==> flow/design.v <==
module matrix_mul(
    input wire clk,
    input wire reset,
    input wire start,
    input wire [8:0][7:0] matrix_a,
    input wire [8:0][7:0] matrix_b,
    output reg [8:0][15:0] result,
    output reg done
);
reg [3:0] state;
reg [3:0] i, j, k;
reg [15:0] sum;
localparam IDLE = 4'd0, MULTIPLY = 4'd1, DONE = 4'd2;
always @(posedge clk or posedge reset) begin
    if (reset) begin
        state <= IDLE;
        done <= 0;
        i <= 0;
        j <= 0;
        k <= 0;
        sum <= 0;
    end else begin
        case (state)
            IDLE: begin
                if (start) begin
                    state <= MULTIPLY;
                    i <= 0;
                    j <= 0;
                    k <= 0;
                    sum <= 0;
                    done <= 0;
                end
            end
            MULTIPLY: begin
                if (k == 3) begin
                    result[i*3 + j] <= sum;
                    sum <= 0;
                    k <= 0;
                    if (j == 2) begin
                        j <= 0;
                        if (i == 2) begin
                            state <= DONE;
                        end else begin
                            i <= i + 1;
                        end
                    end else begin
                        j <= j + 1;
                    end
                end else begin
                    sum <= sum + matrix_a[i*3 + k] * matrix_b[k*3 + j];
                    k <= k + 1;
                end
            end
            DONE: begin
                done <= 1;
                state <= IDLE;
            end
        endcase
    end
end
endmodule
# --- Tool chain data of matrix_mul ---
# What the tools print for matrix_mul, step after step.
# Line numbers count from 1 in the design file above.
# Cell names lack the library's common part.
inputs:
  top_module: "matrix_mul"
  clock: "clk"
  library: "sky130hd"
  corner: "tt_025C_1v80"

# --- After elaboration ---
# Source: Yosys, flattened and elaborated, memories not mapped. Widths are those after wreduce. Registers that Yosys merges into a memory's read port (data or address) are not register bits. Print and check cells do not count. Equal cells are merged and count once.
word_totals:
  output_inout_bits: 145
  wordCells: 66
  reg_bits: 177
  in_bits: 147
op_classes:
  eq_ne: 10
  add_sub_neg: 8
  logic: 4
  multipliers: 3
  n_mux: 20
  n_reduce_logical: 10
  shifts: 4
op_table:
  columns: ["op", "n"]
  rows:
  - ["bitwise AND 144 bit", 1]
  - ["OR 144 bit", 1]
  - ["inverter 144 bit", 1]
  - ["variable shift 16 x 33 -> 144 bit", 1]
  - ["variable shift 16 x 33 -> 144 bit with constant A", 1]
  - ["variable part select 72 x 11 -> 8 bit", 2]
  - ["multiplier 8 x 8 -> 16 bit", 1]
  - ["two-way mux 4 bit", 11]
  - ["negation 32 -> 33 bit", 1]
  - ["case mux 16 bit (select 2 bit)", 1]
  - ["two-way mux 16 bit", 2]
  - ["adder 28 x 4 -> 28 bit", 1]
  - ["multiplier 4 x 2 -> 6 bit with constant B", 2]
  - ["case mux 4 bit (select 2 bit)", 3]
  - ["adder 16 bit", 1]
  - ["== test 4 x 2 -> 1 bit with constant B", 4]
  - ["adder 6 x 4 -> 7 bit", 2]
  - ["adder 4 x 1 -> 4 bit with constant B", 3]
  - ["case mux 4 bit (select 3 bit)", 1]
  - ["inequality test 2 bit with constant B", 5]
  - ["AND reduction 5 bit", 2]
  - ["AND reduction 3 bit", 2]
  - ["AND reduction 2 bit", 2]
  - ["nonzero test 2 bit", 2]
  - ["== test 4 x 1 -> 1 bit with constant B", 1]
  - ["logical NOT 4 bit", 1]
  - ["nonzero test 3 bit", 1]
  - ["case mux 1 bit (select 2 bit)", 1]
# Other operator kinds: 2; their cells: 2.

# --- Longest topological paths ---
# Depth = most cells in a row (Yosys ltp): at word level without a register or memory, in the mapped netlist without a sequential cell, where the memories' decode and read muxes count.
logic_depth:
  ltp_word: 7
  ABC_AREA: 0
  mapped_depth: 30
  ltp_nobuf: 29

# --- Mapped cells and area ---
# Yosys stat after the flow's synthesis: flattened, memories mapped to cells. It holds for the ABC_AREA given above (unset counts as 0); a run with the other value may have another netlist.
# Totals and module areas in this step are rounded.
types:
  columns: ["cell", "n", "type_area_um2"]
  rows:
  - ["edfxtp_1", 144, 4.32E+03]
  - ["fa_1", 57, 1.14E+03]
  - ["mux2_2", 90, 1.01E+03]
  - ["dfrtp_1", 31, 775.744]
  - ["ha_1", 61, 763.232]
  - ["mux4_2", 32, 720.691]
  - ["mux2_4", 36, 540.518]
  - ["inv_1", 96, 360.346]
  - ["nand2_1", 69, 258.998]
  - ["mux2i_1", 21, 210.202]
  - ["a21oi_1", 29, 145.139]
  - ["nor2_1", 38, 142.637]
  - ["a22o_1", 15, 131.376]
  - ["xnor2_1", 15, 131.376]
  - ["mux2_1", 10, 112.608]
  - ["o21ai_0", 22, 110.106]
  - ["clkbuf_1", 28, 105.101]
  - ["nand3_1", 21, 105.101]
# Not listed: further types 46, cells in them 149.
mapped:
  seqArea_um2: 5100
  buf_cells: 49
  synth_area_um2: 12000
  mapped_cells: 964
  ff_cells: 176

# --- Worst setup path after synthesis ---
# OpenSTA on the mapped netlist: ideal clock, no wires. The path of least setup slack (recovery checks aside). Input and output delay are each 20% of the period. Register names are those of the netlist, which keeps one name where synthesis merged equal registers.
synth_path:
  kind: "input to register"
  start: "input port reset"
  end: "register result"
  path_buffers: 0
  required_ns: 9.176
  slack_ns: -2.603
  tclk_ns: 10.0
  driving_pins: 1
  launch_ns: 2.000
  arrival_time_ns: 11.780
  delay_ns: 10.604
  input_delay_ns: 2.000
  setup_ns: 0.824
  synth_period_reached_ns: 12.603
# "delay_ns" is the arrival time less input delay plus setup time.
# "driving_pins" counts driving pins, that of a launching flip-flop among them; a cell with two outputs on the path counts twice.
# "synth_period_reached_ns" is the clock period less the worst setup slack; recovery checks do not enter. This is arithmetic on one report: input and output delays are still those of the set period (20% each).
# An end named without its bit number is one bit of that signal or, where synthesis recoded a state register, one of its new flip-flops.
# Between the ends stands the longest chain of elaborated cells between them, by number of cells; it is not shown to be the way that was timed. Of several equally long chains one is given.
# Each line given opens the expression or statement behind the cell; cells for indexed reads and writes are added by Yosys, which also makes memories of some case tables.
synth_between:
  cell_sequence: "nor3_1"
  elab_chain_cells: 2
  cells_between: 2
  cone_lines: 0
  classes_between: "logic: 1; reduce/logical: 1"
synth_lines:
  columns: ["element", "line_no", "text"]
  rows:
  - ["start, declared", 3, "input wire reset,"]
  - ["inverter 1 bit", null, null]
  - ["AND reduction 3 bit", null, null]
  - ["end, assigned", 36, "result[i*3 + j] <= sum;"]
  - ["end, declared", 7, "output reg [8:0][15:0] result,"]

# --- Worst path after layout ---
# Path of least setup slack in the final report of entry A (OpenROAD, finished layout, wires in). Where an end is a register, its clock arrival counts in the times.
layout_path:
  kind: "register to register"
  start: "register i[1]"
  end: "register sum[14]"
  arrival_time_ns: 7.18
  required_ns: 4.77
  slack_ns: -2.40
  driving_pins: 26
  setup_ns: 0.10
  launch_ns: 0.44
  tclk_ns: 4.44
  path_buffers: 2
# Between the ends stands the longest chain of elaborated cells between them, by number of cells; it is not shown to be the way that was timed. Of several equally long chains one is given.
# At most two assigning lines are given for a register; there are more.
layout_between:
  cell_sequence: "dfrtp_2 > ha_4 > fa_2 > ha_4 > nor2b_4 > o21ai_4 > a211oi_2 > mux2i_1 > o31ai_2 > clkbuf_8 > and2_4 > clkbuf_16 > nand2_4 > fa_1 > inv_1 > fa_1 > fa_1 > fa_1 > ha_4 > or2_4 > a21oi_4 > o31ai_4 > or4_1 > o311a_1 > xor2_1 > a22o_1"
  elab_chain_cells: 7
  cells_between: 7
  classes_between: "add/sub: 2; mul: 2; shift: 1; mux: 2"
layout_lines:
  columns: ["element", "line_no", "text"]
  rows:
  - ["start, declared", 11, "reg [3:0] i, j, k;"]
  - ["start, assigned", 18, "i <= 0;"]
  - ["start, assigned", 44, "i <= i + 1;"]
  - ["multiplier 4 x 2 -> 6 bit", 50, "sum <= sum + matrix_a[i*3 + k] * matrix_b[k*3 + j];"]
  - ["adder 6 x 4 -> 7 bit", 50, null]
  - ["variable part select 72 x 11 -> 8 bit", 50, null]
  - ["multiplier 8 x 8 -> 16 bit", 50, null]
  - ["adder 16 bit", 50, null]
  - ["two-way mux 16 bit", 35, "if (k == 3) begin"]
  - ["case mux 16 bit (select 2 bit)", 23, "case (state)"]
  - ["end, assigned", 21, "sum <= 0;"]
  - ["end, assigned", 50, null]
  - ["end, declared", 12, "reg [15:0] sum;"]

Hand-over note for matrix_mul

2 stored runs of matrix_mul in the flow (synthesis by Yosys, layout by OpenROAD, sky130hd cells), in arbitrary order. Constraints: input delay and output delay 20% of the set period each, output load 0.01 pF.
By "period_less_ws_ns" is meant the clock period of the run minus its worst setup slack. This is arithmetic on one report: input and output delays are still those of the set period (20% each).
"power.total_mw" is the tool's figure for a default switching activity; nothing was simulated.
Values from the reports are rounded here.

--- entry A ---
==> flow/run.sh <==
#!/bin/bash
# the make line also repeats the synthesis and layout settings of config.mk as NAME=value (left out here)
make -C /OpenROAD-flow-scripts/flow DESIGN_CONFIG=/design/flow/config.mk WORK_HOME=/design/flow/orfs CLKGATE_MAP_FILE= finish
==> flow/config.mk <==
export PLATFORM = sky130hd
export DESIGN_NAME = matrix_mul
export DESIGN_NICKNAME = matrix_mul
export VERILOG_FILES = /design/flow/design.v
export SDC_FILE = /design/flow/constraint.sdc
export NUM_CORES = 4
export LEC_CHECK = 0
export CAP_MARGIN = 20
export CELL_PAD_IN_SITES_DETAIL_PLACEMENT = 1
export CELL_PAD_IN_SITES_GLOBAL_PLACEMENT = 0
export CORE_ASPECT_RATIO = 0.5
export CORE_MARGIN = 7
export CORE_UTILIZATION = 20
export GPL_TIMING_DRIVEN = 0
export HOLD_SLACK_MARGIN = 0.17
export MAX_ROUTING_LAYER = met5
export PLACE_DENSITY = 0.41
export SETUP_SLACK_MARGIN = 1.09
export SLEW_MARGIN = 20
==> flow/constraint.sdc <==
create_clock -name core_clock -period 4.44 [get_ports {clk}]
set_input_delay 0.8880 -clock core_clock [delete_from_list [all_inputs] [get_ports {clk}]]
set_output_delay 0.8880 -clock core_clock [all_outputs]
set_load 0.01 [all_outputs]

==> results, as YAML <==
results:
  post_synth_area_um2: 12000
  final_stdcell_area_um2: 19000
  power.total_mw: 3.6
  final_die_area_um2: 69000
  period_less_ws_ns: 6.841
  total_negative_slack_ns: -23
  ws_setup_ns: -2.4

--- entry B ---
==> flow/run.sh <==
#!/bin/bash
# the make line also repeats the synthesis and layout settings of config.mk as NAME=value (left out here)
make -C /OpenROAD-flow-scripts/flow DESIGN_CONFIG=/design/flow/config.mk WORK_HOME=/design/flow/orfs CLKGATE_MAP_FILE= finish
==> flow/config.mk <==
export PLATFORM = sky130hd
export DESIGN_NAME = matrix_mul
export DESIGN_NICKNAME = matrix_mul
export VERILOG_FILES = /design/flow/design.v
export SDC_FILE = /design/flow/constraint.sdc
export NUM_CORES = 4
export LEC_CHECK = 0
export CAP_MARGIN = 20
export CORE_MARGIN = 2
export CORE_UTILIZATION = 40
export PLACE_DENSITY = 0.6
export SLEW_MARGIN = 20
==> flow/constraint.sdc <==
create_clock -name core_clock -period 10.1 [get_ports {clk}]
set_input_delay 2.0200 -clock core_clock [delete_from_list [all_inputs] [get_ports {clk}]]
set_output_delay 2.0200 -clock core_clock [all_outputs]
set_load 0.01 [all_outputs]

==> results, as YAML <==
results:
  post_synth_area_um2: 12000
  final_stdcell_area_um2: 16000
  power.total_mw: 1.5
  final_die_area_um2: 32000
  period_less_ws_ns: 7.764
  total_negative_slack_ns: 0.000
  ws_setup_ns: 2.3

End of note.
